==> flow/design.v <==
module CPU
(
    input  logic CLK,
    input  logic RES,
    output logic        IF_REQ,
    output logic [15:0] IF_ADDR,
    input  logic [ 3:0] IF_CODE,
    input  logic        IF_RDY,
    output logic        DM_REQ,
    output logic        DM_WRITE,
    output logic [14:0] DM_ADDR,
    output logic [ 7:0] DM_WDATA,
    input  logic [ 7:0] DM_RDATA,
    input  logic        DM_RDY,
    output logic        IO_REQ,
    output logic        IO_WRITE,
    output logic [ 1:0] IO_ADDR,
    output logic [ 7:0] IO_WDATA,
    input  logic [ 7:0] IO_RDATA,
    input  logic        IO_RDY
);
logic slot;
assign slot = IF_RDY & DM_RDY & IO_RDY;
logic        if_do;
logic        if_do_dphase;
logic [15:0] if_addr;  
logic [ 3:0] if_code;
logic [ 3:0] if_code_keep;
assign IF_REQ  = if_do & slot;
assign IF_ADDR = if_addr;
always_ff @(posedge CLK, posedge RES)
begin
    if (RES)
        if_do_dphase <= 1'b0;
    else if (IF_REQ & IF_RDY)
        if_do_dphase <= 1'b1;
    else if (IF_RDY)
        if_do_dphase <= 1'b0;
end
always_ff @(posedge CLK, posedge RES)
begin
    if (RES)
        if_code_keep <= 4'hf;
    else if (if_do_dphase & IF_RDY)
        if_code_keep <= IF_CODE;    
end
assign if_code = (if_do_dphase & IF_RDY)? IF_CODE : if_code_keep;
logic        dr_do;
logic        dr_do_dphase;
logic        dw_do;
logic [14:0] dm_addr;
logic [ 7:0] dw_data;
logic [ 7:0] dr_data;
logic [ 7:0] dr_data_keep;
assign DM_REQ   = (dr_do | dw_do) & slot;
assign DM_WRITE = dw_do;
assign DM_ADDR  = dm_addr;
assign DM_WDATA = dw_data;
always_ff @(posedge CLK, posedge RES)
begin
    if (RES)
        dr_do_dphase <= 1'b0;
    else if (DM_REQ & ~DM_WRITE & DM_RDY)
        dr_do_dphase <= 1'b1;
    else if (DM_RDY)
        dr_do_dphase <= 1'b0;
end
always_ff @(posedge CLK, posedge RES)
begin
    if (RES)
        dr_data_keep <= 8'h00;
    else if (dr_do_dphase & DM_RDY)
        dr_data_keep <= DM_RDATA;    
end
assign dr_data = (dr_do_dphase & DM_RDY)? DM_RDATA : dr_data_keep;
logic       ir_do;
logic       iw_do;
logic       ir_do_dphase;
logic [7:0] iw_data;
logic [7:0] ir_data;
logic [7:0] ir_data_keep;
logic [1:0] io_addr;
always_ff @(posedge CLK, posedge RES)
begin
    if (RES)
        ir_do_dphase <= 1'b0;
    else if (IO_REQ & ~IO_WRITE & IO_RDY)
        ir_do_dphase <= 1'b1;
    else if (slot)
        ir_do_dphase <= 1'b0;
end
assign IO_REQ   = (ir_do | iw_do) & slot;
assign IO_WRITE = iw_do;
assign IO_ADDR  = io_addr;
assign IO_WDATA = iw_data;
always_ff @(posedge CLK, posedge RES)
begin
    if (RES)
        ir_data_keep <= 8'h00;
    else if (ir_do_dphase & IO_RDY)
        ir_data_keep <= IO_RDATA;    
end
assign ir_data = (ir_do_dphase & IO_RDY)? IO_RDATA : ir_data_keep;
logic [15:0] pc;   
logic        pc_clr;
logic        pc_inc;
logic        pc_dec;
logic        pc_inc2;
logic        pc_dec2;
always_ff @(posedge CLK, posedge RES)
begin
    if (RES)
        pc <= 16'h0000;
    else if (pc_clr & slot)
        pc <= 16'h0000;
    else if (pc_inc & slot)
        pc <= pc + 16'h0001;
    else if (pc_dec & slot)
        pc <= pc - 16'h0001;
    else if (pc_inc2 & slot)
        pc <= pc + 16'h0002;
    else if (pc_dec2 & slot)
        pc <= pc - 16'h0002;
end
assign if_addr = pc;
logic [14:0] ptr;  
logic        ptr_clr;
logic        ptr_inc;
logic        ptr_dec;
logic        ptr_end;
always_ff @(posedge CLK, posedge RES)
begin
    if (RES)
        ptr <= 15'h0000;
    else if (ptr_clr & slot)
        ptr <= 15'h0000;
    else if (ptr_inc & slot)
        ptr <= ptr + 15'h0001;
    else if (ptr_dec & slot)
        ptr <= ptr - 15'h0001;
end
assign dm_addr = ptr;
assign ptr_end      = (ptr == 15'h001d);
logic [15:0] indent;
logic        indent_clr;
logic        indent_inc;
logic        indent_dec;
logic        indent_zero;
logic        indent_plus;
always_ff @(posedge CLK, posedge RES)
begin
    if (RES)
        indent <= 16'h0000;
    else if (indent_clr & slot)
        indent <= 16'h0000;
    else if (indent_inc & slot)
        indent <= indent + 16'h0001;
    else if (indent_dec & slot)
        indent <= indent - 16'h0001;
end
assign indent_zero = (indent == 16'h0000);
assign indent_plus = ~indent[15] & (|indent[14:0]);
logic [3:0] alufunc;
logic [7:0] aluinx;
logic [7:0] aluout;
logic       aluzero;
logic       aluinx_dr;
logic       aluinx_ir;
assign aluinx = (aluinx_dr)? dr_data
              : (aluinx_ir)? ir_data
              : 8'h00;
always_comb
begin
    case (alufunc)
        4'h0 : aluout = 8'h00;
        4'h1 : aluout = aluinx;
        4'h2  : aluout = aluinx + 8'h01;
        4'h3  : aluout = aluinx - 8'h01;
        default       : aluout = 8'h00;
    endcase
end
assign aluzero = (aluout == 8'h00);
assign dw_data = aluout;
assign iw_data = aluout;
logic [4:0] state;
logic [4:0] state_next;
logic [3:0] seq;
logic       seq_clr;
logic       seq_inc;
always_ff @(posedge CLK, posedge RES)
begin
    if (RES)
        state <= 5'h00;
    else if (slot)
        state <= state_next;
end
always_ff @(posedge CLK, posedge RES)
begin
    if (RES)
        seq <= 4'h0;
    else if (seq_clr & slot)
        seq <= 4'h0;
    else if (seq_inc & slot)
        seq <= seq + 4'h1;
end
always @*
begin
    state_next = 5'h00;
    seq_clr    = 1'b0;
    seq_inc    = 1'b0;
    if_do   = 1'b0;
    pc_clr  = 1'b0;
    pc_inc  = 1'b0;
    pc_dec  = 1'b0;
    pc_inc2 = 1'b0;
    pc_dec2 = 1'b0;
    ptr_clr = 1'b0;
    ptr_inc = 1'b0;
    ptr_dec = 1'b0;
    dr_do = 1'b0;
    dw_do = 1'b0;
    ir_do = 1'b0;
    iw_do = 1'b0;
    io_addr = 2'b00;
    indent_clr = 1'b0;
    indent_inc = 1'b0;
    indent_dec = 1'b0;
    alufunc   = 4'h0;
    aluinx_dr = 1'b0;
    aluinx_ir = 1'b0;
    casez ({state, seq})
        {5'h00, 4'h0} :
        begin
            pc_clr     = 1'b1;
            ptr_clr    = 1'b1;
            indent_clr = 1'b1;
            seq_inc    = 1'b1;
            state_next = 5'h00;
        end
        {5'h00, 4'h1} :
        begin
            if (ptr_end)
            begin
                dw_do   = 1'b1;
                alufunc = 4'h0;
                ptr_inc = 1'b1;
                seq_inc = 1'b1;
                state_next = 5'h00;
            end
            else
            begin
                dw_do   = 1'b1;
                alufunc = 4'h0;
                ptr_inc = 1'b1;
                state_next = 5'h00;
            end
        end
        {5'h00, 4'h2} :
        begin
            dr_do = 1'b1;
            seq_inc = 1'b1;
            state_next = 5'h00;
        end
        {5'h00, 4'h3} :
        begin
            aluinx_dr = 1'b1;
            alufunc   = 4'h1;
            iw_do = 1'b1;
            io_addr = 2'b10;
            ptr_inc = 1'b1;
            seq_inc = 1'b1;
            state_next = 5'h00;
        end
        {5'h00, 4'h4} :
        begin
            dr_do = 1'b1;
            seq_inc = 1'b1;
            state_next = 5'h00;
        end
        {5'h00, 4'h5} :
        begin
            aluinx_dr = 1'b1;
            alufunc   = 4'h1;
            iw_do = 1'b1;
            io_addr = 2'b11;
            ptr_clr = 1'b1;
            if_do  = 1'b1;
            pc_inc = 1'b1;
            seq_clr    = 1'b1;
            state_next = 5'h01;
        end
        {5'h01, 4'h0} :
        begin
            case (if_code)
                4'h0, 4'h1 :  
                begin
                    ptr_inc = ~if_code[0];
                    ptr_dec =  if_code[0];
                    if_do  = 1'b1;
                    pc_inc = 1'b1;
                    seq_clr    = 1'b1;
                    state_next = 5'h01;
                end
                4'h2, 4'h3 :
                begin
                    dr_do = 1'b1;
                    seq_inc    = 1'b1;
                    state_next = {1'b1, if_code};                
                end
                4'h4 :
                begin
                    dr_do = 1'b1;
                    seq_inc = 1'b1;
                    state_next = 5'h14;
                end
                4'h5 :
                begin
                    ir_do = 1'b1;
                    seq_inc = 1'b1;
                    state_next = 5'h15;
                end
                4'h6, 4'h7 :
                begin
                    dr_do = 1'b1;
                    seq_inc = 1'b1;
                    state_next = {1'b1, if_code};
                end
                4'h8 :
                begin
                    seq_clr = 1'b1;
                    state_next = 5'h00;
                end
                4'hf :
                begin
                    if_do  = 1'b1;
                    pc_inc = 1'b1;
                    seq_clr    = 1'b1;
                    state_next = 5'h01;
                end
                default :  
                begin
                    if_do  = 1'b1;
                    pc_inc = 1'b1;
                    seq_clr    = 1'b1;
                    state_next = 5'h01;
                end
            endcase        
        end        
        {5'h12, 4'h1}, {5'h13, 4'h1} :
        begin
            aluinx_dr = 1'b1;
            alufunc   = state[3:0];
            dw_do = 1'b1;
            if_do  = 1'b1;
            pc_inc = 1'b1;
            seq_clr    = 1'b1;
            state_next = 5'h01;
        end
        {5'h14, 4'h1} :
        begin
            aluinx_dr = 1'b1;
            alufunc   = 4'h1;
            iw_do = 1'b1;
            if_do  = 1'b1;
            pc_inc = 1'b1;
            seq_clr    = 1'b1;
            state_next = 5'h01;
        end
        {5'h15, 4'h1} :
        begin
            dr_do = 1'b1;
            seq_inc = 1'b1;
            state_next = 5'h15;
        end
        {5'h15, 4'h2} :
        begin
            aluinx_ir = 1'b1;
            alufunc   = 4'h1;
            dw_do = 1'b1;
            if_do  = 1'b1;
            pc_inc = 1'b1;
            seq_clr    = 1'b1;
            state_next = 5'h01;
        end
        {5'h16, 4'h1} :
        begin
            aluinx_dr = 1'b1;
            alufunc = 4'h1;
            if (~aluzero)
            begin
                if_do  = 1'b1;
                pc_inc = 1'b1;
                seq_clr    = 1'b1;
                state_next = 5'h01;
            end
            else
            begin
                if_do  = 1'b1;
                pc_inc = 1'b1;
                indent_clr = 1'b1;
                seq_inc = 1'b1;
                state_next = 5'h16;
            end
        end
        {5'h16, 4'h2} :
        begin
            if (indent_zero && (if_code == 4'h7))
            begin
                if_do  = 1'b1;
                pc_inc = 1'b1;
                seq_clr    = 1'b1;
                state_next = 5'h01;
            end
            else if (indent_plus && (if_code == 4'h7))
            begin
                indent_dec = 1'b1;
                if_do  = 1'b1;
                pc_inc = 1'b1;
                state_next = 5'h16;
            end
            else if (if_code == 4'h6)
            begin
                indent_inc = 1'b1;
                if_do  = 1'b1;
                pc_inc = 1'b1;
                state_next = 5'h16;
            end
            else
            begin
                if_do  = 1'b1;
                pc_inc = 1'b1;
                state_next = 5'h16;
            end                    
        end        
        {5'h17, 4'h1} :
        begin
            aluinx_dr = 1'b1;
            alufunc = 4'h1;
            if (aluzero)
            begin
                if_do  = 1'b1;
                pc_inc = 1'b1;
                seq_clr    = 1'b1;
                state_next = 5'h01;
            end
            else
            begin
                pc_dec2 = 1'b1;
                indent_clr = 1'b1;
                seq_inc = 1'b1;
                state_next = 5'h17;
            end
        end
        {5'h17, 4'h2} :
        begin
            if_do  = 1'b1;
            pc_dec = 1'b1;
            seq_inc = 1'b1;
            state_next = 5'h17;
        end
        {5'h17, 4'h3} :
        begin
            if (indent_zero && (if_code == 4'h6))
            begin
                pc_inc2 = 1'b1;
                seq_inc = 1'b1;
                state_next = 5'h17;
            end
            else if (indent_plus && (if_code == 4'h6))
            begin
                indent_dec = 1'b1;
                if_do  = 1'b1;
                pc_dec = 1'b1;
                state_next = 5'h17;
            end
            else if (if_code == 4'h7)
            begin
                indent_inc = 1'b1;
                if_do  = 1'b1;
                pc_dec = 1'b1;
                state_next = 5'h17;
            end
            else
            begin
                if_do  = 1'b1;
                pc_dec = 1'b1;
                state_next = 5'h17;
            end                    
        end        
        {5'h17, 4'h4} :
        begin
            if_do  = 1'b1;
            pc_inc = 1'b1;
            seq_clr    = 1'b1;
            state_next = 5'h01;
        end
        default :  
        begin
            seq_clr    = 1'b1;
            state_next = 5'h00;
        end
    endcase
end
endmodule
module CACHE
(
    input  logic CLK,
    input  logic RES,
    input  logic        IF_REQ,
    input  logic [15:0] IF_ADDR,
    output logic [ 3:0] IF_CODE,
    output logic        IF_RDY,
    input  logic        DM_REQ,
    input  logic        DM_WRITE,
    input  logic [14:0] DM_ADDR,
    input  logic [ 7:0] DM_WDATA,
    output logic [ 7:0] DM_RDATA,
    output logic        DM_RDY,
    output logic        BUS_REQ,
    output logic        BUS_WRITE,
    output logic [15:0] BUS_ADDR,
    output logic [ 7:0] BUS_WDATA,
    input  logic [ 7:0] BUS_RDATA,
    input  logic        BUS_RDY
);
logic if_slot;  
logic [10:0] ic_a0;  
logic [10:0] ic_a1;  
logic [10:0] ic_a2;  
logic [10:0] ic_a3;  
logic [31:0] ic_d0;  
logic [31:0] ic_d1;  
logic [31:0] ic_d2;  
logic [31:0] ic_d3;  
logic        ic_v0;  
logic        ic_v1;  
logic        ic_v2;  
logic        ic_v3;  
logic        if_hit;
logic        if_hit_dphase;
logic [ 4:0] if_hit_dphase_addr;  
assign if_hit = IF_REQ & ic_v0 & (IF_ADDR[4:3] == 2'b00) & (ic_a0 == IF_ADDR[15:5])
              | IF_REQ & ic_v1 & (IF_ADDR[4:3] == 2'b01) & (ic_a1 == IF_ADDR[15:5])
              | IF_REQ & ic_v2 & (IF_ADDR[4:3] == 2'b10) & (ic_a2 == IF_ADDR[15:5])
              | IF_REQ & ic_v3 & (IF_ADDR[4:3] == 2'b11) & (ic_a3 == IF_ADDR[15:5]);
always_ff @(posedge CLK, posedge RES)
begin
    if (RES)
    begin
        if_hit_dphase      <= 1'b0;
        if_hit_dphase_addr <= 5'b00_000;
    end
    else if (if_hit & if_slot)
    begin
        if_hit_dphase      <= 1'b1;
        if_hit_dphase_addr <= IF_ADDR[4:0];
    end
    else if (if_slot)
    begin
        if_hit_dphase      <= 1'b0;
        if_hit_dphase_addr <= 5'b00_000;
    end
end    
logic        if_mis_req;
logic [15:0] if_mis_req_addr;  
logic        if_mis_dphase;
logic [15:0] if_mis_dphase_addr;
logic [31:0] if_mis_dphase_rdata;
assign if_mis_req = IF_REQ & ~if_hit;
assign if_mis_req_addr = {1'b0, IF_ADDR[15:1]};
always_ff @(posedge CLK, posedge RES)
begin
    if (RES)
    begin
        if_mis_dphase      <= 1'b0;
        if_mis_dphase_addr <= 16'h0000;
    end
    else if (if_mis_req & if_slot)
    begin
        if_mis_dphase      <= 1'b1;
        if_mis_dphase_addr <= IF_ADDR[15:0];        
    end
    else if (if_slot)
    begin
        if_mis_dphase      <= 1'b0;
        if_mis_dphase_addr <= 16'h0000;
    end
end
always_ff @(posedge CLK, posedge RES)
begin
    if (RES)
    begin
        ic_v0 <= 1'b0;
        ic_v1 <= 1'b0;
        ic_v2 <= 1'b0;
        ic_v3 <= 1'b0;
    end
    else if (if_mis_req & if_slot & (IF_ADDR[4:3] == 2'b00))
        ic_v0 <= 1'b1;
    else if (if_mis_req & if_slot & (IF_ADDR[4:3] == 2'b01))
        ic_v1 <= 1'b1;
    else if (if_mis_req & if_slot & (IF_ADDR[4:3] == 2'b10))
        ic_v2 <= 1'b1;
    else if (if_mis_req & if_slot & (IF_ADDR[4:3] == 2'b11))
        ic_v3 <= 1'b1;
end
always_ff @(posedge CLK, posedge RES)
begin
    if (RES)
    begin
        ic_a0 <= 11'h000;
        ic_a1 <= 11'h000;
        ic_a2 <= 11'h000;
        ic_a3 <= 11'h000;
    end
    else if (if_mis_req & if_slot & (IF_ADDR[4:3] == 2'b00))
        ic_a0 <= IF_ADDR[15:5];
    else if (if_mis_req & if_slot & (IF_ADDR[4:3] == 2'b01))
        ic_a1 <= IF_ADDR[15:5];
    else if (if_mis_req & if_slot & (IF_ADDR[4:3] == 2'b10))
        ic_a2 <= IF_ADDR[15:5];
    else if (if_mis_req & if_slot & (IF_ADDR[4:3] == 2'b11))
        ic_a3 <= IF_ADDR[15:5];
end
always_ff @(posedge CLK, posedge RES)
begin
    if (RES)
    begin
        ic_d0 <= 32'h00000000;
        ic_d1 <= 32'h00000000;
        ic_d2 <= 32'h00000000;
        ic_d3 <= 32'h00000000;
    end
    else if (if_mis_dphase & if_slot & (if_mis_dphase_addr[4:3] == 2'b00))
        ic_d0 <= if_mis_dphase_rdata;
    else if (if_mis_dphase & if_slot & (if_mis_dphase_addr[4:3] == 2'b01))
        ic_d1 <= if_mis_dphase_rdata;
    else if (if_mis_dphase & if_slot & (if_mis_dphase_addr[4:3] == 2'b10))
        ic_d2 <= if_mis_dphase_rdata;
    else if (if_mis_dphase & if_slot & (if_mis_dphase_addr[4:3] == 2'b11))
        ic_d3 <= if_mis_dphase_rdata;
end
logic [3:0] ic_d0_out;
logic [3:0] ic_d1_out;
logic [3:0] ic_d2_out;
logic [3:0] ic_d3_out;
always @*
begin
    case (if_hit_dphase_addr[2:0])
        3'b000  : ic_d0_out = ic_d0[ 3: 0];
        3'b001  : ic_d0_out = ic_d0[ 7: 4];
        3'b010  : ic_d0_out = ic_d0[11: 8];
        3'b011  : ic_d0_out = ic_d0[15:12];
        3'b100  : ic_d0_out = ic_d0[19:16];
        3'b101  : ic_d0_out = ic_d0[23:20];
        3'b110  : ic_d0_out = ic_d0[27:24];
        3'b111  : ic_d0_out = ic_d0[31:28];
        default : ic_d0_out = 4'b1111;  
    endcase
end
always @*
begin
    case (if_hit_dphase_addr[2:0])
        3'b000  : ic_d1_out = ic_d1[ 3: 0];
        3'b001  : ic_d1_out = ic_d1[ 7: 4];
        3'b010  : ic_d1_out = ic_d1[11: 8];
        3'b011  : ic_d1_out = ic_d1[15:12];
        3'b100  : ic_d1_out = ic_d1[19:16];
        3'b101  : ic_d1_out = ic_d1[23:20];
        3'b110  : ic_d1_out = ic_d1[27:24];
        3'b111  : ic_d1_out = ic_d1[31:28];
        default : ic_d1_out = 4'b1111;  
    endcase
end
always @*
begin
    case (if_hit_dphase_addr[2:0])
        3'b000  : ic_d2_out = ic_d2[ 3: 0];
        3'b001  : ic_d2_out = ic_d2[ 7: 4];
        3'b010  : ic_d2_out = ic_d2[11: 8];
        3'b011  : ic_d2_out = ic_d2[15:12];
        3'b100  : ic_d2_out = ic_d2[19:16];
        3'b101  : ic_d2_out = ic_d2[23:20];
        3'b110  : ic_d2_out = ic_d2[27:24];
        3'b111  : ic_d2_out = ic_d2[31:28];
        default : ic_d2_out = 4'b1111;  
    endcase
end
always @*
begin
    case (if_hit_dphase_addr[2:0])
        3'b000  : ic_d3_out = ic_d3[ 3: 0];
        3'b001  : ic_d3_out = ic_d3[ 7: 4];
        3'b010  : ic_d3_out = ic_d3[11: 8];
        3'b011  : ic_d3_out = ic_d3[15:12];
        3'b100  : ic_d3_out = ic_d3[19:16];
        3'b101  : ic_d3_out = ic_d3[23:20];
        3'b110  : ic_d3_out = ic_d3[27:24];
        3'b111  : ic_d3_out = ic_d3[31:28];
        default : ic_d3_out = 4'b1111;  
    endcase
end
always @*
begin
    if (if_hit_dphase & if_slot)
    begin   
        IF_CODE = (if_hit_dphase_addr[4:3] == 2'b00)? ic_d0_out
                : (if_hit_dphase_addr[4:3] == 2'b01)? ic_d1_out
                : (if_hit_dphase_addr[4:3] == 2'b10)? ic_d2_out
                : (if_hit_dphase_addr[4:3] == 2'b11)? ic_d3_out
                : 4'hf;  
    end
    else if (if_mis_dphase & if_slot)
        IF_CODE = (if_mis_dphase_addr[2:0] == 3'b000)? if_mis_dphase_rdata[ 3: 0]
                : (if_mis_dphase_addr[2:0] == 3'b001)? if_mis_dphase_rdata[ 7: 4]
                : (if_mis_dphase_addr[2:0] == 3'b010)? if_mis_dphase_rdata[11: 8]
                : (if_mis_dphase_addr[2:0] == 3'b011)? if_mis_dphase_rdata[15:12]
                : (if_mis_dphase_addr[2:0] == 3'b100)? if_mis_dphase_rdata[19:16]
                : (if_mis_dphase_addr[2:0] == 3'b101)? if_mis_dphase_rdata[23:20]
                : (if_mis_dphase_addr[2:0] == 3'b110)? if_mis_dphase_rdata[27:24]
                : (if_mis_dphase_addr[2:0] == 3'b111)? if_mis_dphase_rdata[31:28]
                : 4'hf;  
    else
        IF_CODE = 4'hf;  
end
assign IF_RDY = if_slot;
logic dm_slot;  
logic [11:0] dc_a0;  
logic [11:0] dc_a1;  
logic [31:0] dc_d0;  
logic [31:0] dc_d1;  
logic        dc_v0;  
logic        dc_v1;  
logic        dm_hit;
logic        dm_hit_dphase;
logic        dm_hit_dphase_write;
logic [ 2:0] dm_hit_dphase_addr;  
logic [ 7:0] dm_hit_dphase_wdata;
logic [31:0] dm_hit_dphase_update_data0;
logic [31:0] dm_hit_dphase_update_data1;
assign dm_hit = DM_REQ & dc_v0 & ~DM_ADDR[2] & (dc_a0 == DM_ADDR[14:3])
              | DM_REQ & dc_v1 &  DM_ADDR[2] & (dc_a1 == DM_ADDR[14:3]);
always_ff @(posedge CLK, posedge RES)
begin
    if (RES)
    begin
        dm_hit_dphase       <= 1'b0;
        dm_hit_dphase_write <= 1'b0;
        dm_hit_dphase_addr  <= 3'b0_00;
        dm_hit_dphase_wdata <= 8'h00;
    end
    else if (dm_hit & dm_slot)
    begin
        dm_hit_dphase       <= 1'b1;
        dm_hit_dphase_write <= DM_WRITE;
        dm_hit_dphase_addr  <= DM_ADDR[2:0];
        dm_hit_dphase_wdata <= DM_WDATA;
    end
    else if (dm_slot)
    begin
        dm_hit_dphase       <= 1'b0;
        dm_hit_dphase_write <= 1'b0;
        dm_hit_dphase_addr  <= 3'b0_00;
        dm_hit_dphase_wdata <= 8'h00;
    end
end
logic        dm_mis_req;
logic        dm_mis_req_write;
logic [15:0] dm_mis_req_addr;
logic        dm_mis_replace;
logic [15:0] dm_mis_replace_addr;
logic        dm_mis_dphase;
logic [14:0] dm_mis_dphase_addr;
logic        dm_mis_dphase_write;
logic [ 7:0] dm_mis_dphase_wdata;
logic [31:0] dm_mis_dphase_rdata;
logic [31:0] dm_mis_dphase_update_data;
logic [31:0] dm_mis_dphase_writeback_data;
assign dm_mis_req       = DM_REQ & ~dm_hit;
assign dm_mis_req_write = DM_WRITE;
assign dm_mis_req_addr  = {1'b1, DM_ADDR};
assign dm_mis_replace   = dm_mis_req & dc_v0 & ~DM_ADDR[2]
                        | dm_mis_req & dc_v1 &  DM_ADDR[2];    
assign dm_mis_replace_addr = (~DM_ADDR[2])? {1'b1, dc_a0, 1'b0, 2'b00}
                           :                {1'b1, dc_a1, 1'b1, 2'b00};   
always_ff @(posedge CLK, posedge RES)
begin
    if (RES)
    begin
        dm_mis_dphase       <= 1'b0;
        dm_mis_dphase_write <= 1'b0;
        dm_mis_dphase_addr  <= 15'h0000;
        dm_mis_dphase_wdata <= 8'h00;
    end
    else if (dm_mis_req & dm_slot)
    begin
        dm_mis_dphase       <= 1'b1;
        dm_mis_dphase_write <= dm_mis_req_write;
        dm_mis_dphase_addr  <= DM_ADDR;
        dm_mis_dphase_wdata <= DM_WDATA;
    end
    else if (dm_slot)
    begin
        dm_mis_dphase       <= 1'b0;
        dm_mis_dphase_write <= 1'b0;
        dm_mis_dphase_addr  <= 15'h0000;
        dm_mis_dphase_wdata <= 8'h00;
    end
end
always_ff @(posedge CLK, posedge RES)
begin
    if (RES)
    begin
        dc_v0 <= 1'b0;
        dc_v1 <= 1'b0;
    end
    else if (dm_mis_req & dm_slot & ~DM_ADDR[2])
        dc_v0 <= 1'b1;
    else if (dm_mis_req & dm_slot &  DM_ADDR[2])
        dc_v1 <= 1'b1;
end
always_ff @(posedge CLK, posedge RES)
begin
    if (RES)
    begin
        dc_a0 <= 12'h000;
        dc_a1 <= 12'h000;
    end
    else if (dm_mis_req & dm_slot & ~DM_ADDR[2])
        dc_a0 <= DM_ADDR[14:3];
    else if (dm_mis_req & dm_slot &  DM_ADDR[2])
        dc_a1 <= DM_ADDR[14:3];
end
always_ff @(posedge CLK, posedge RES)
begin
    if (RES)
    begin
        dc_d0 <= 32'h00000000;
        dc_d1 <= 32'h00000000;
    end
    else if (dm_hit_dphase & dm_hit_dphase_write & dm_slot & ~dm_hit_dphase_addr[2])
        dc_d0 <= dm_hit_dphase_update_data0;
    else if (dm_hit_dphase & dm_hit_dphase_write & dm_slot &  dm_hit_dphase_addr[2])
        dc_d1 <= dm_hit_dphase_update_data1;
    else if (dm_mis_dphase & dm_mis_dphase_write & dm_slot & ~dm_mis_dphase_addr[2])
        dc_d0 <= dm_mis_dphase_update_data;
    else if (dm_mis_dphase & dm_mis_dphase_write & dm_slot &  dm_mis_dphase_addr[2])
        dc_d1 <= dm_mis_dphase_update_data;
    else if (dm_mis_dphase & dm_slot & ~dm_mis_dphase_addr[2])
        dc_d0 <= dm_mis_dphase_rdata;
    else if (dm_mis_dphase & dm_slot &  dm_mis_dphase_addr[2])
        dc_d1 <= dm_mis_dphase_rdata;
end
always @*
begin
    dm_hit_dphase_update_data0 = dc_d0;  
    if (dm_hit_dphase_addr[1:0] == 2'b00) dm_hit_dphase_update_data0[ 7: 0] = dm_hit_dphase_wdata;
    if (dm_hit_dphase_addr[1:0] == 2'b01) dm_hit_dphase_update_data0[15: 8] = dm_hit_dphase_wdata;
    if (dm_hit_dphase_addr[1:0] == 2'b10) dm_hit_dphase_update_data0[23:16] = dm_hit_dphase_wdata;
    if (dm_hit_dphase_addr[1:0] == 2'b11) dm_hit_dphase_update_data0[31:24] = dm_hit_dphase_wdata;
end
always @*
begin
    dm_hit_dphase_update_data1 = dc_d1;  
    if (dm_hit_dphase_addr[1:0] == 2'b00) dm_hit_dphase_update_data1[ 7: 0] = dm_hit_dphase_wdata;
    if (dm_hit_dphase_addr[1:0] == 2'b01) dm_hit_dphase_update_data1[15: 8] = dm_hit_dphase_wdata;
    if (dm_hit_dphase_addr[1:0] == 2'b10) dm_hit_dphase_update_data1[23:16] = dm_hit_dphase_wdata;
    if (dm_hit_dphase_addr[1:0] == 2'b11) dm_hit_dphase_update_data1[31:24] = dm_hit_dphase_wdata;
end
always @*
begin
    dm_mis_dphase_update_data = dm_mis_dphase_rdata;
    if (dm_mis_dphase_addr[1:0] == 2'b00) dm_mis_dphase_update_data[ 7: 0] = dm_mis_dphase_wdata;
    if (dm_mis_dphase_addr[1:0] == 2'b01) dm_mis_dphase_update_data[15: 8] = dm_mis_dphase_wdata;
    if (dm_mis_dphase_addr[1:0] == 2'b10) dm_mis_dphase_update_data[23:16] = dm_mis_dphase_wdata;
    if (dm_mis_dphase_addr[1:0] == 2'b11) dm_mis_dphase_update_data[31:24] = dm_mis_dphase_wdata;
end
always @*
begin
    if (dm_hit_dphase & ~dm_hit_dphase_write & dm_slot)
        DM_RDATA = (dm_hit_dphase_addr[2:0] == 3'b0_00)? dc_d0[ 7: 0]
                 : (dm_hit_dphase_addr[2:0] == 3'b0_01)? dc_d0[15: 8]
                 : (dm_hit_dphase_addr[2:0] == 3'b0_10)? dc_d0[23:16]
                 : (dm_hit_dphase_addr[2:0] == 3'b0_11)? dc_d0[31:24]
                 : (dm_hit_dphase_addr[2:0] == 3'b1_00)? dc_d1[ 7: 0]
                 : (dm_hit_dphase_addr[2:0] == 3'b1_01)? dc_d1[15: 8]
                 : (dm_hit_dphase_addr[2:0] == 3'b1_10)? dc_d1[23:16]
                 : (dm_hit_dphase_addr[2:0] == 3'b1_11)? dc_d1[31:24]
                 : 8'h00;
    else if (dm_mis_dphase & ~dm_mis_dphase_write & dm_slot)
        DM_RDATA = (dm_mis_dphase_addr[1:0] == 2'b00)? dm_mis_dphase_rdata[ 7: 0]
                 : (dm_mis_dphase_addr[1:0] == 2'b01)? dm_mis_dphase_rdata[15: 8]
                 : (dm_mis_dphase_addr[1:0] == 2'b10)? dm_mis_dphase_rdata[23:16]
                 : (dm_mis_dphase_addr[1:0] == 2'b11)? dm_mis_dphase_rdata[31:24]
                 : 8'h00;
    else
        DM_RDATA = 8'h00;
end
assign dm_mis_dphase_writeback_data
    = (dm_mis_req & dm_hit_dphase & ~dm_mis_req_addr[2] & ~dm_hit_dphase_addr[2])? dm_hit_dphase_update_data0
    : (dm_mis_req & dm_hit_dphase &  dm_mis_req_addr[2] &  dm_hit_dphase_addr[2])? dm_hit_dphase_update_data1
    : (dm_mis_req & ~dm_mis_req_addr[2])? dc_d0
    : (dm_mis_req &  dm_mis_req_addr[2])? dc_d1
    : (dm_mis_dphase                   )? dm_mis_dphase_update_data  
    : 32'h00000000;
assign DM_RDY = dm_slot;
logic        bus_req_inst;
logic        bus_req_data;
logic        bus_req_read;
logic        bus_req_wrte;
logic [15:0] bus_req_addr;
logic        bus_req_repl;
logic [15:0] bus_req_repl_addr;
logic [31:0] bus_req_wdata;
logic        bus_rdy;
logic [31:0] bus_rdy_rdata;
logic        if_mis_req_pend;
logic [15:0] if_mis_req_addr_pend;
assign bus_req_inst = (if_mis_req | if_mis_req_pend) & ~dm_mis_req;  
assign bus_req_data = dm_mis_req;
assign bus_req_read = dm_mis_req & ~dm_mis_req_write;
assign bus_req_wrte = dm_mis_req &  dm_mis_req_write;
assign bus_req_repl = dm_mis_replace;
assign bus_req_addr = (dm_mis_req     )? dm_mis_req_addr
                    : (if_mis_req_pend)? if_mis_req_addr_pend
                    : (if_mis_req     )? if_mis_req_addr
                    : 16'h0000;
assign bus_req_repl_addr = dm_mis_replace_addr;
assign bus_req_wdata = dm_mis_dphase_writeback_data;
assign if_mis_dphase_rdata = bus_rdy_rdata;
assign dm_mis_dphase_rdata = bus_rdy_rdata;
logic        bus_inst;
logic        bus_read;
logic        bus_wrte;
logic        bus_repl;
logic [15:0] bus_repl_addr;
logic [15:0] bus_pend_addr;
logic [31:0] bus_pend_wdata;
logic [31:0] bus_pend_rdata;
logic [ 2:0] bus_count;
logic        bus_count_end;
logic        bus_count_0123;
always_ff @(posedge CLK, posedge RES)
begin
    if (RES)
        bus_count <= 3'b000;
    else if (bus_req_inst & BUS_RDY)
        bus_count <= 3'b101;
    else if ((bus_req_read | bus_req_wrte) &  bus_req_repl & BUS_RDY)
        bus_count <= 3'b001;
    else if ((bus_req_read | bus_req_wrte) & ~bus_req_repl & BUS_RDY)
        bus_count <= 3'b101;
    else if (bus_count_end & BUS_RDY)
        bus_count <= bus_count;
    else if ((|bus_count) & BUS_RDY)
        bus_count <= bus_count + 3'b001;
end
assign bus_count_end  = (bus_count == 3'b000);
assign bus_count_0123 = ~bus_count[2];
always_ff @(posedge CLK, posedge RES)
begin
    if (RES)
        bus_inst <= 1'b0; 
    else if (bus_req_inst & BUS_RDY)
        bus_inst <= 1'b1; 
    else if (bus_count_end & BUS_RDY)
        bus_inst <= 1'b0; 
end
always_ff @(posedge CLK, posedge RES)
begin
    if (RES)
        bus_read <= 1'b0; 
    else if (bus_req_read & BUS_RDY)
        bus_read <= 1'b1; 
    else if (bus_count_end & BUS_RDY)
        bus_read <= 1'b0; 
end
always_ff @(posedge CLK, posedge RES)
begin
    if (RES)
        bus_wrte <= 1'b0; 
    else if (bus_req_wrte & BUS_RDY)
        bus_wrte <= 1'b1; 
    else if (bus_count_end & BUS_RDY)
        bus_wrte <= 1'b0; 
end
always_ff @(posedge CLK, posedge RES)
begin
    if (RES)
    begin
        bus_repl      <= 1'b0; 
        bus_repl_addr <= 16'h0000;
    end
    else if ((bus_req_read | bus_req_wrte) & BUS_RDY)
    begin
        bus_repl      <= bus_req_repl; 
        bus_repl_addr <= bus_req_repl_addr;
    end
    else if (bus_count_end & BUS_RDY)
    begin
        bus_repl      <= 1'b0; 
        bus_repl_addr <= 16'h0000;
    end
end
always_ff @(posedge CLK, posedge RES)
begin
    if (RES)
        bus_pend_addr <= 16'h0000;
    else if ((bus_req_inst | bus_req_read | bus_req_wrte) & BUS_RDY)
        bus_pend_addr <= bus_req_addr;
end
always_ff @(posedge CLK, posedge RES)
begin
    if (RES)
        bus_pend_wdata <= 32'h00000000;
    else if ((bus_req_read | bus_req_wrte) & BUS_RDY)
        bus_pend_wdata <= bus_req_wdata;
end
assign BUS_REQ = bus_req_inst | bus_req_read | bus_req_wrte
               | ((bus_inst | bus_read | bus_wrte) & ~bus_count_end);
assign BUS_WRITE = ((bus_req_read | bus_req_wrte) & bus_req_repl)? 1'b1
                 : (bus_req_inst  | bus_inst                    )? 1'b0
                 : ((bus_read | bus_wrte) & bus_count_0123)? 1'b1
                 : 1'b0;
assign BUS_ADDR
    = ((bus_req_read | bus_req_wrte) & ~bus_req_repl)? {bus_req_addr [15:2]    , 2'b00}
    : ((bus_req_read | bus_req_wrte) &  bus_req_repl)? {bus_req_repl_addr[15:2], 2'b00}
    : (bus_req_inst                                 )? {bus_req_addr[15:2]     , 2'b00}
    : ((bus_read | bus_wrte) & bus_count_0123)? {bus_repl_addr[15:2], bus_count[1:0]}
    : ((bus_read | bus_wrte)                 )? {bus_pend_addr[15:2], bus_count[1:0]}
    : (bus_inst                              )? {bus_pend_addr[15:2], bus_count[1:0]}
    : 16'h0000;
always @*
begin
    if (bus_req_read | bus_req_wrte)
    begin
        BUS_WDATA = bus_req_wdata[7:0];
    end
    else if (bus_read | bus_wrte)
    begin
        BUS_WDATA = (bus_count == 3'b001)? bus_pend_wdata[15: 8]
                  : (bus_count == 3'b010)? bus_pend_wdata[23:16]
                  : (bus_count == 3'b011)? bus_pend_wdata[31:24]
                  : 8'h00;
    end
    else
    begin
        BUS_WDATA = 8'h00;
    end
end
always_ff @(posedge CLK, posedge RES)
begin
    if (RES)
        bus_pend_rdata <= 32'h00000000;
    else if (bus_inst & BUS_RDY)
    begin
        if (bus_count == 3'b101)
            bus_pend_rdata[ 7: 0] <= BUS_RDATA;
        else if (bus_count == 3'b110)
            bus_pend_rdata[15: 8] <= BUS_RDATA;
        else if (bus_count == 3'b111)
            bus_pend_rdata[23:16] <= BUS_RDATA;
        else if (bus_count == 3'b000)
            bus_pend_rdata[31:24] <= BUS_RDATA;
    end
    else if ((bus_read | bus_wrte) & BUS_RDY)
    begin
        if (bus_count == 3'b101)
            bus_pend_rdata[ 7: 0] <= BUS_RDATA;
        else if (bus_count == 3'b110)
            bus_pend_rdata[15: 8] <= BUS_RDATA;
        else if (bus_count == 3'b111)
            bus_pend_rdata[23:16] <= BUS_RDATA;
        else if (bus_count == 3'b000)
            bus_pend_rdata[31:24] <= BUS_RDATA;
    end
end
assign bus_rdy = bus_count_end & BUS_RDY;
assign bus_rdy_rdata = {BUS_RDATA, bus_pend_rdata[23:0]};
always_ff @(posedge CLK, posedge RES)
begin
    if (RES)
    begin
        if_mis_req_pend      <= 1'b0;
        if_mis_req_addr_pend <= 16'h0000;
    end
    else if (if_mis_req & dm_mis_req & bus_rdy)
    begin
        if_mis_req_pend      <= if_mis_req;
        if_mis_req_addr_pend <= if_mis_req_addr;
    end
    else if (if_mis_req_pend & ~dm_mis_req & bus_rdy)
    begin
        if_mis_req_pend      <= 1'b0;
        if_mis_req_addr_pend <= 16'h0000;
    end
end
assign if_slot = bus_rdy & ~if_mis_req_pend;
assign dm_slot = bus_rdy | dm_hit_dphase;
endmodule
module bfcpu_core
(
    input  logic CLK,
    input  logic RES_N,
    output logic        BUS_REQ,
    output logic        BUS_WRITE,
    output logic [15:0] BUS_ADDR,
    output logic [ 7:0] BUS_WDATA,
    input  logic [ 7:0] BUS_RDATA,
    input  logic        BUS_RDY,
    output logic        IO_REQ,
    output logic        IO_WRITE,
    output logic [ 1:0] IO_ADDR,
    output logic [ 7:0] IO_WDATA,
    input  logic [ 7:0] IO_RDATA,
    input  logic        IO_RDY
);
logic        if_req;
logic [15:0] if_addr;
logic [ 3:0] if_code;
logic        if_rdy;
logic        dm_req;
logic        dm_write;
logic [14:0] dm_addr;
logic [ 7:0] dm_wdata;
logic [ 7:0] dm_rdata;
logic        dm_rdy;
CPU U_CPU
(
    .CLK (CLK),
    .RES (~RES_N),
    .IF_REQ  (if_req),
    .IF_ADDR (if_addr),
    .IF_CODE (if_code),
    .IF_RDY  (if_rdy),
    .DM_REQ   (dm_req),
    .DM_WRITE (dm_write),
    .DM_ADDR  (dm_addr),
    .DM_WDATA (dm_wdata),
    .DM_RDATA (dm_rdata),
    .DM_RDY   (dm_rdy),
    .IO_REQ   (IO_REQ),
    .IO_WRITE (IO_WRITE),
    .IO_ADDR  (IO_ADDR),
    .IO_WDATA (IO_WDATA),
    .IO_RDATA (IO_RDATA),
    .IO_RDY   (IO_RDY)
);
CACHE U_CACHE
(
    .CLK (CLK),
    .RES (~RES_N),
    .IF_REQ  (if_req),
    .IF_ADDR (if_addr),
    .IF_CODE (if_code),
    .IF_RDY  (if_rdy),
    .DM_REQ   (dm_req),
    .DM_WRITE (dm_write),
    .DM_ADDR  (dm_addr),
    .DM_WDATA (dm_wdata),
    .DM_RDATA (dm_rdata),
    .DM_RDY   (dm_rdy),
    .BUS_REQ   (BUS_REQ),
    .BUS_WRITE (BUS_WRITE),
    .BUS_ADDR  (BUS_ADDR),
    .BUS_WDATA (BUS_WDATA),
    .BUS_RDATA (BUS_RDATA),
    .BUS_RDY   (BUS_RDY)
);
endmodule
# Step by step through the tools: bfcpu_core
# Each step is given for the RTL above and for the edited RTL.
# Lines under "orig" count in the file above, lines under "edited" in the edited file.
# "diff": "edited" minus "orig" as printed here. "rel_change_pct": 100 x difference / "orig".
# Operators carry their Yosys type and port widths (W data, S select, Z words).
# Cell names lack the library's common part.
# A cell with n/a has no value.
[design] design="bfcpu_core" clock="CLK" library="sky130hd" corner="tt_025C_1v80"

# Diff
# The edit as a unified diff against the file above.
# A script made this edit. It changes what the design does and was not meant as an optimisation.
# begin of diff
@@ -740,5 +740,5 @@
 logic [31:0] dm_hit_dphase_update_data1;
 assign dm_hit = DM_REQ & dc_v0 & ~DM_ADDR[2] & (dc_a0 == DM_ADDR[14:3])
-              | DM_REQ & dc_v1 &  DM_ADDR[2] & (dc_a1 == DM_ADDR[14:3]);
+              | DM_REQ & dc_v1 &  DM_ADDR[2] & (dc_a1 != DM_ADDR[14:3]);
 always_ff @(posedge CLK, posedge RES)
 begin
# end of diff

# After elaboration
# Yosys after proc, flatten, opt, wreduce and memory -nomap, before mapping. Memory bits, and registers merged into a memory's read port (data or address), are not among the register bits. Print and check cells are not counted.
[bits] element="regBits" orig=502 edited=502 diff=0 rel_change_pct=0.00
[bits] element="input_bits" orig=20 edited=20 diff=0 rel_change_pct=0.00
[bits] element="out_inout_bits" orig=38 edited=38 diff=0 rel_change_pct=0.00
[bits] element="wordCells" orig=568 edited=568 diff=0 rel_change_pct=0.00
[op_classes] element="add_sub_neg" orig=12 edited=12 diff=0 rel_change_pct=0.00
[op_classes] element="n_eq" orig=82 edited=82 diff=0 rel_change_pct=0.00
[op_classes] element="muxes" orig=202 edited=202 diff=0 rel_change_pct=0.00
[op_classes] element="n_logic" orig=153 edited=153 diff=0 rel_change_pct=0.00
[op_classes] element="n_reduce_logical" orig=68 edited=68 diff=0 rel_change_pct=0.00
[op_table] cell="$eq A12 B12 Y1" orig=2 edited=1 diff=-1 rel_change_pct=-50.00
[op_table] cell="$ne A12 B12 Y1" orig=0 edited=1 diff=1
# Operator kinds equal on both sides are left out: 74.

# Logic depth
# Depth = most cells in a row (Yosys ltp): at word level without a register or memory, in the mapped netlist without a sequential cell, where the memories' decode and read muxes count.
[depth] element="ltp_word" orig=33 edited=33 diff=0 rel_change_pct=0.00
[depth] element="ABC_AREA" orig="0" edited="0"
[depth] element="mapped_depth" orig=24 edited=27 diff=3 rel_change_pct=12.50
[depth] element="ltp_nobuf" orig=23 edited=26 diff=3 rel_change_pct=13.04

# After synthesis
# Yosys stat after the flow's synthesis: flattened, memories mapped to cells. It holds for the ABC_AREA given above (unset counts as 0); a run with the other value may have another netlist.
[synth_totals] element="mapped_cells" orig=2911 edited=2950 diff=39 rel_change_pct=1.34
[synth_totals] element="area_um2" orig=29469.5 edited=29095.4 diff=-374.1 rel_change_pct=-1.27
[synth_totals] element="sequential_area_um2" orig=11991.5 edited=11991.5 diff=0.0 rel_change_pct=0.00
[synth_totals] element="flip_flops" orig=479 edited=479 diff=0 rel_change_pct=0.00
[synth_totals] element="buffers" orig=228 edited=222 diff=-6 rel_change_pct=-2.63
[by_type] type="o221ai_1" orig=71 edited=12 diff=-59 rel_change_pct=-83.10
[by_type] type="o21ai_0" orig=135 edited=172 diff=37 rel_change_pct=27.41
[by_type] type="nand3_1" orig=50 edited=84 diff=34 rel_change_pct=68.00
[by_type] type="mux2i_1" orig=200 edited=171 diff=-29 rel_change_pct=-14.50
[by_type] type="a31oi_1" orig=11 edited=40 diff=29 rel_change_pct=263.64
[by_type] type="mux2_2" orig=230 edited=258 diff=28 rel_change_pct=12.17
[by_type] type="a211o_1" orig=2 edited=25 diff=23 rel_change_pct=1150.00
[by_type] type="inv_1" orig=94 edited=113 diff=19 rel_change_pct=20.21
[by_type] type="clkbuf_1" orig=131 edited=149 diff=18 rel_change_pct=13.74
[by_type] type="o21a_1" orig=15 edited=33 diff=18 rel_change_pct=120.00
[by_type] type="nor3_1" orig=60 edited=44 diff=-16 rel_change_pct=-26.67
[by_type] type="mux2_1" orig=19 edited=5 diff=-14 rel_change_pct=-73.68
[by_type] type="o31ai_1" orig=14 edited=4 diff=-10 rel_change_pct=-71.43
[by_type] type="o21ai_1" orig=5 edited=15 diff=10 rel_change_pct=200.00
[by_type] type="a222oi_1" orig=2 edited=12 diff=10 rel_change_pct=500.00
[by_type] type="xor2_1" orig=41 edited=50 diff=9 rel_change_pct=21.95
[by_type] type="and3_1" orig=32 edited=23 diff=-9 rel_change_pct=-28.12
[by_type] type="a221oi_1" orig=12 edited=21 diff=9 rel_change_pct=75.00
# Cell types equal on both sides are left out: 17.
# Not every row of either side is listed.
# The figures by module come from a second, unflattened synthesis with its own total; it is not the netlist above.
[unflattened] element="cells_unflattened" orig=3089 edited=3002 diff=-87 rel_change_pct=-2.82
[unflattened] element="area_unflattened_um2" orig=29861.1 edited=29749.8 diff=-111.3 rel_change_pct=-0.37
# Rows give one instance, submodules left out.
[modules_orig] module="CACHE" instances=1 n_cells=2195 area_um2=22416.5 seq_area_um2=10009.6
[modules_orig] module="CPU" instances=1 n_cells=893 area_um2=7440.9 seq_area_um2=1981.9
[modules_orig] module="bfcpu_core" instances=1 n_cells=1 area_um2=3.8 seq_area_um2=0.0
[modules_edited] module="CACHE" instances=1 n_cells=2108 area_um2=22305.1 seq_area_um2=10009.6
[modules_edited] module="CPU" instances=1 n_cells=893 area_um2=7440.9 seq_area_um2=1981.9
[modules_edited] module="bfcpu_core" instances=1 n_cells=1 area_um2=3.8 seq_area_um2=0.0

# Worst setup path after synthesis
# OpenSTA on the mapped netlist: ideal clock, no wires. The path of least setup slack (recovery checks aside). Input and output delay are each 20% of the period. Register names are those of the netlist, which keeps one name where synthesis merged equal registers.
[synth_path] element="path_kind" orig="input -> output" edited="input -> output"
[synth_path] element="from" orig="in BUS_RDY" edited="in BUS_RDATA[4]"
[synth_path] element="to" orig="out BUS_ADDR[15]" edited="out BUS_ADDR[10]"
[synth_path] element="period_ps" orig=10000 edited=10000 diff=0 rel_change_pct=0.00
[synth_path] element="input_delay_ps" orig=2000 edited=2000 diff=0 rel_change_pct=0.00
[synth_path] element="output_delay_ps" orig=2000 edited=2000 diff=0 rel_change_pct=0.00
[synth_path] element="t_first_pin_ps" orig=2000 edited=2000 diff=0 rel_change_pct=0.00
[synth_path] element="t_arrival_ps" orig=5883 edited=5847 diff=-36 rel_change_pct=-0.61
[synth_path] element="t_required_ps" orig=8000 edited=8000 diff=0 rel_change_pct=0.00
[synth_path] element="path_slack_ps" orig=2117 edited=2153 diff=36
[synth_path] element="path_delay_ps" orig=3883 edited=3847 diff=-36 rel_change_pct=-0.93
[synth_path] element="stages" orig=18 edited=19 diff=1 rel_change_pct=5.56
[synth_path] element="path_buffers" orig=3 edited=2 diff=-1 rel_change_pct=-33.33
[synth_path] element="period_less_setup_slack_ps" orig=7883 edited=7847 diff=-36 rel_change_pct=-0.46
# "path_delay_ps" is the arrival time less input delay plus setup time.
# A path that ends at an output port has no setup time.
# "stages" counts driving pins, that of a launching flip-flop among them; a cell with two outputs on the path counts twice.
# "period_less_setup_slack_ps" is the clock period less the worst setup slack; recovery checks do not enter. This is arithmetic on one report: input and output delays are still those of the set period (20% each).
# The rows between start and end are the longest chain of elaborated cells between them; the timing report does not say that the signal goes this way. Where chains are equally long, one stands for them.
# A line is the first line of the expression or statement that the cell stems from. Yosys adds cells for indexed reads and writes and turns some case tables into memories.
[synth_between_orig] path_cell_list="and3b_1 -> clkbuf_1 -> o2111a_1 -> a221o_1 -> o2bb2ai_1 -> fa_1 -> a211oi_1 -> o21bai_1 -> a21oi_1 -> xor2_1 -> o221ai_2 -> nor3_1 -> nand4b_2 -> o21ai_4 -> o21a_4 -> buf_6 -> buf_4 -> o41ai_1" elab_chain_cells=26 cells_between=85 cone_classes="add/sub: 2; eq/ne: 7; mux: 18; logic: 54; reduce/logical: 4"
[synth_lines_orig] element="from (decl)" line=1110 source="input  logic        BUS_RDY,"
[synth_lines_orig] element="$and A1 B1 Y1" line=1078 source="assign bus_rdy = bus_count_end & BUS_RDY;"
[synth_lines_orig] element="$or A1 B1 Y1" line=1099 source="assign dm_slot = bus_rdy | dm_hit_dphase;"
[synth_lines_orig] element="$and A1 B1 Y1" line=890 source="else if (dm_mis_dphase & ~dm_mis_dphase_write & dm_slot)"
[synth_lines_orig] element="$mux W8" line=890
[synth_lines_orig] element="$mux W8" line=880 source="if (dm_hit_dphase & ~dm_hit_dphase_write & dm_slot)"
[synth_lines_orig] element="$mux W8" line=75 source="assign dr_data = (dr_do_dphase & DM_RDY)? DM_RDATA : dr_data_keep;"
[synth_lines_orig] element="$mux W8" line=169 source="assign aluinx = (aluinx_dr)? dr_data"
[synth_lines_orig] element="[12 not listed]"
[synth_lines_orig] element="$not A1 Y1" line=569 source="assign if_mis_req = IF_REQ & ~if_hit;"
[synth_lines_orig] element="$and A1 B1 Y1" line=569
[synth_lines_orig] element="$or A1 B1 Y1" line=919 source="assign bus_req_inst = (if_mis_req | if_mis_req_pend) & ~dm_mis_req;"
[synth_lines_orig] element="$and A1 B1 Y1" line=919
[synth_lines_orig] element="$mux W16" line=1028 source=": (bus_req_inst                                 )? {bus_req_addr[15:2]     , 2'b00}"
[synth_lines_orig] element="$mux W16" line=1027 source=": ((bus_req_read | bus_req_wrte) &  bus_req_repl)? {bus_req_repl_addr[15:2], 2'b00}"
[synth_lines_orig] element="$mux W16" line=1026 source="= ((bus_req_read | bus_req_wrte) & ~bus_req_repl)? {bus_req_addr [15:2]    , 2'b00}"
[synth_lines_orig] element="to (decl)" line=1107 source="output logic [15:0] BUS_ADDR,"
# Nets of the timed path that keep an RTL name, with a line that drives or declares them; the list need not be complete.
[synth_named_nets_orig] signal="U_CPU.dr_data[1]" line=75
[synth_named_nets_orig] signal="IO_WDATA[6]" line=174 source="case (alufunc)"
[synth_between_edited] path_cell_list="clkbuf_1 -> mux4_2 -> a22o_1 -> nand2_1 -> nand2_1 -> a21o_1 -> ha_1 -> a21oi_1 -> nor2b_1 -> o21ai_0 -> nor4b_1 -> a21boi_1 -> o21ba_1 -> o211a_1 -> a211oi_4 -> nor2_4 -> or3_4 -> buf_6 -> o21ai_1" cells_between=88 cone_classes="add/sub: 2; eq/ne: 7; mux: 32; logic: 43; reduce/logical: 4"
[synth_lines_edited] element="from (decl)" line=1109 source="input  logic [ 7:0] BUS_RDATA,"
[synth_lines_edited] element="to (decl)" line=1107 source="output logic [15:0] BUS_ADDR,"
# edited: No chain of elaborated cells between the ends is given.
[synth_named_nets_edited] signal="U_CPU.dr_data[4]" line=75 source="assign dr_data = (dr_do_dphase & DM_RDY)? DM_RDATA : dr_data_keep;"

# Timing after layout
# From the final timing report of each run of pair 1: the path of least setup slack in the routed layout; clock arrival at registers is part of the times.
# The report prints the path's times to 10 ps; the period is as set.
[layout_path] element="path_kind" orig="input -> output" edited="input -> output"
[layout_path] element="from" orig="in BUS_RDY" edited="in BUS_RDY"
[layout_path] element="to" orig="out BUS_ADDR[2]" edited="out BUS_ADDR[6]"
[layout_path] element="period_ps" orig=9740 edited=9740 diff=0 rel_change_pct=0.00
[layout_path] element="input_delay_ps" orig=1950 edited=1950 diff=0 rel_change_pct=0.00
[layout_path] element="output_delay_ps" orig=1950 edited=1950 diff=0 rel_change_pct=0.00
[layout_path] element="t_first_pin_ps" orig=1950 edited=1950 diff=0 rel_change_pct=0.00
[layout_path] element="t_arrival_ps" orig=7440 edited=7380 diff=-60 rel_change_pct=-0.81
[layout_path] element="t_required_ps" orig=7790 edited=7790 diff=0 rel_change_pct=0.00
[layout_path] element="path_slack_ps" orig=350 edited=420 diff=70
[layout_path] element="stages" orig=21 edited=20 diff=-1 rel_change_pct=-4.76
[layout_path] element="path_buffers" orig=4 edited=2 diff=-2 rel_change_pct=-50.00
# The rows between start and end are the longest chain of elaborated cells between them; the timing report does not say that the signal goes this way. Where chains are equally long, one stands for them.
[layout_between_orig] path_cell_list="clkdlybuf4s50_1 -> and3b_1 -> o21ai_2 -> buf_4 -> a22oi_1 -> o31ai_1 -> a21oi_1 -> inv_1 -> ha_1 -> nor2b_1 -> o21ai_0 -> o211ai_1 -> a31oi_1 -> xnor3_1 -> o22ai_2 -> o21ai_4 -> o21a_4 -> buf_4 -> or3_1 -> a41oi_2 -> clkdlybuf4s50_1" elab_chain_cells=27 cells_between=87 cone_classes="add/sub: 2; eq/ne: 7; mux: 20; logic: 54; reduce/logical: 4"
[layout_lines_orig] element="from (decl)" line=1110 source="input  logic        BUS_RDY,"
[layout_lines_orig] element="$and A1 B1 Y1" line=1078 source="assign bus_rdy = bus_count_end & BUS_RDY;"
[layout_lines_orig] element="$or A1 B1 Y1" line=1099 source="assign dm_slot = bus_rdy | dm_hit_dphase;"
[layout_lines_orig] element="$and A1 B1 Y1" line=890 source="else if (dm_mis_dphase & ~dm_mis_dphase_write & dm_slot)"
[layout_lines_orig] element="$mux W8" line=890
[layout_lines_orig] element="$mux W8" line=880 source="if (dm_hit_dphase & ~dm_hit_dphase_write & dm_slot)"
[layout_lines_orig] element="$mux W8" line=75 source="assign dr_data = (dr_do_dphase & DM_RDY)? DM_RDATA : dr_data_keep;"
[layout_lines_orig] element="$mux W8" line=169 source="assign aluinx = (aluinx_dr)? dr_data"
[layout_lines_orig] element="[13 not listed]"
[layout_lines_orig] element="$and A1 B1 Y1" line=569 source="assign if_mis_req = IF_REQ & ~if_hit;"
[layout_lines_orig] element="$mux W15" line=926 source=": (if_mis_req     )? if_mis_req_addr"
[layout_lines_orig] element="$mux W16" line=925 source=": (if_mis_req_pend)? if_mis_req_addr_pend"
[layout_lines_orig] element="$mux W16" line=924 source="assign bus_req_addr = (dm_mis_req     )? dm_mis_req_addr"
[layout_lines_orig] element="$mux W16" line=1028 source=": (bus_req_inst                                 )? {bus_req_addr[15:2]     , 2'b00}"
[layout_lines_orig] element="$mux W16" line=1027 source=": ((bus_req_read | bus_req_wrte) &  bus_req_repl)? {bus_req_repl_addr[15:2], 2'b00}"
[layout_lines_orig] element="$mux W16" line=1026 source="= ((bus_req_read | bus_req_wrte) & ~bus_req_repl)? {bus_req_addr [15:2]    , 2'b00}"
[layout_lines_orig] element="to (decl)" line=1107 source="output logic [15:0] BUS_ADDR,"
# Nets of the timed path that keep an RTL name, with a line that drives or declares them; the list need not be complete.
[layout_named_nets_orig] signal="U_CPU.dr_data[5]" line=75
[layout_between_edited] path_cell_list="clkdlybuf4s50_1 -> nand3b_1 -> a21boi_4 -> a311oi_2 -> nor2_2 -> inv_2 -> fa_1 -> a21o_1 -> a21oi_1 -> o21bai_1 -> a21oi_1 -> xor2_1 -> o21ai_0 -> nor4b_2 -> o211a_1 -> a211oi_4 -> nor2_4 -> or3_4 -> o21ai_0 -> clkdlybuf4s50_1" elab_chain_cells=27 cells_between=87 cone_classes="add/sub: 2; eq/ne: 7; mux: 20; logic: 54; reduce/logical: 4"
[layout_lines_edited] element="from (decl)" line=1110 source="input  logic        BUS_RDY,"
[layout_lines_edited] element="$and A1 B1 Y1" line=1078 source="assign bus_rdy = bus_count_end & BUS_RDY;"
[layout_lines_edited] element="$or A1 B1 Y1" line=1099 source="assign dm_slot = bus_rdy | dm_hit_dphase;"
[layout_lines_edited] element="$and A1 B1 Y1" line=890 source="else if (dm_mis_dphase & ~dm_mis_dphase_write & dm_slot)"
[layout_lines_edited] element="$mux W8" line=890
[layout_lines_edited] element="$mux W8" line=880 source="if (dm_hit_dphase & ~dm_hit_dphase_write & dm_slot)"
[layout_lines_edited] element="$mux W8" line=75 source="assign dr_data = (dr_do_dphase & DM_RDY)? DM_RDATA : dr_data_keep;"
[layout_lines_edited] element="$mux W8" line=169 source="assign aluinx = (aluinx_dr)? dr_data"
[layout_lines_edited] element="[13 not listed]"
[layout_lines_edited] element="$and A1 B1 Y1" line=569 source="assign if_mis_req = IF_REQ & ~if_hit;"
[layout_lines_edited] element="$mux W15" line=926 source=": (if_mis_req     )? if_mis_req_addr"
[layout_lines_edited] element="$mux W16" line=925 source=": (if_mis_req_pend)? if_mis_req_addr_pend"
[layout_lines_edited] element="$mux W16" line=924 source="assign bus_req_addr = (dm_mis_req     )? dm_mis_req_addr"
[layout_lines_edited] element="$mux W16" line=1028 source=": (bus_req_inst                                 )? {bus_req_addr[15:2]     , 2'b00}"
[layout_lines_edited] element="$mux W16" line=1027 source=": ((bus_req_read | bus_req_wrte) &  bus_req_repl)? {bus_req_repl_addr[15:2], 2'b00}"
[layout_lines_edited] element="$mux W16" line=1026 source="= ((bus_req_read | bus_req_wrte) & ~bus_req_repl)? {bus_req_addr [15:2]    , 2'b00}"
[layout_lines_edited] element="to (decl)" line=1107 source="output logic [15:0] BUS_ADDR,"

# Flow runs
# Both versions went through the flow (Yosys, OpenROAD) with the same settings in each pair. Constraints: input delay and output delay 20% of the set period each, output load 0.01 pF.
[flow_settings_pair_1] CORE_UTILIZATION=40 period_ns=9.74 CAP_MARGIN=20 CORE_MARGIN=2 SLEW_MARGIN=20
[results_pair_1] element="ys_area_um2" orig=29469.5 edited=29095.4 diff=-374.1 rel_change_pct=-1.27
[results_pair_1] element="total_die_area_um2" orig=75861.7 edited=74911.7 diff=-950.0 rel_change_pct=-1.25
[results_pair_1] element="post_route_stdcell_area_um2" orig=32745.2 edited=32441.1 diff=-304.1 rel_change_pct=-0.93
[results_pair_1] element="final_util_pct" orig=44.9 edited=45.2 diff=0.3
[results_pair_1] element="fin_ws_ps" orig=350 edited=416 diff=66
[results_pair_1] element="hold_worst_slack_ps" orig=465 edited=468 diff=3
[flow_settings_pair_2] ABC_AREA=0 CELL_PAD_IN_SITES_DETAIL_PLACEMENT=2 CORE_ASPECT_RATIO=1.57 CORE_MARGIN=4 CORE_UTILIZATION=23 CTS_CLUSTER_SIZE=80 GPL_ROUTABILITY_DRIVEN=0 MAX_ROUTING_LAYER="met5" PLACE_DENSITY_LB_ADDON=0.1 SETUP_SLACK_MARGIN=2.06 period_ns=11.5 CAP_MARGIN=20 SLEW_MARGIN=20
[results_pair_2] element="ys_area_um2" orig=29469.5 edited=29095.4 diff=-374.1 rel_change_pct=-1.27
[results_pair_2] element="total_die_area_um2" orig=134066.0 edited=132401.0 diff=-1665.0 rel_change_pct=-1.24
[results_pair_2] element="post_route_stdcell_area_um2" orig=34294.1 edited=34040.1 diff=-254.0 rel_change_pct=-0.74
[results_pair_2] element="final_util_pct" orig=27.0 edited=27.1 diff=0.1
[results_pair_2] element="fin_ws_ps" orig=2173 edited=2236 diff=63
[results_pair_2] element="hold_worst_slack_ps" orig=471 edited=468 diff=-3
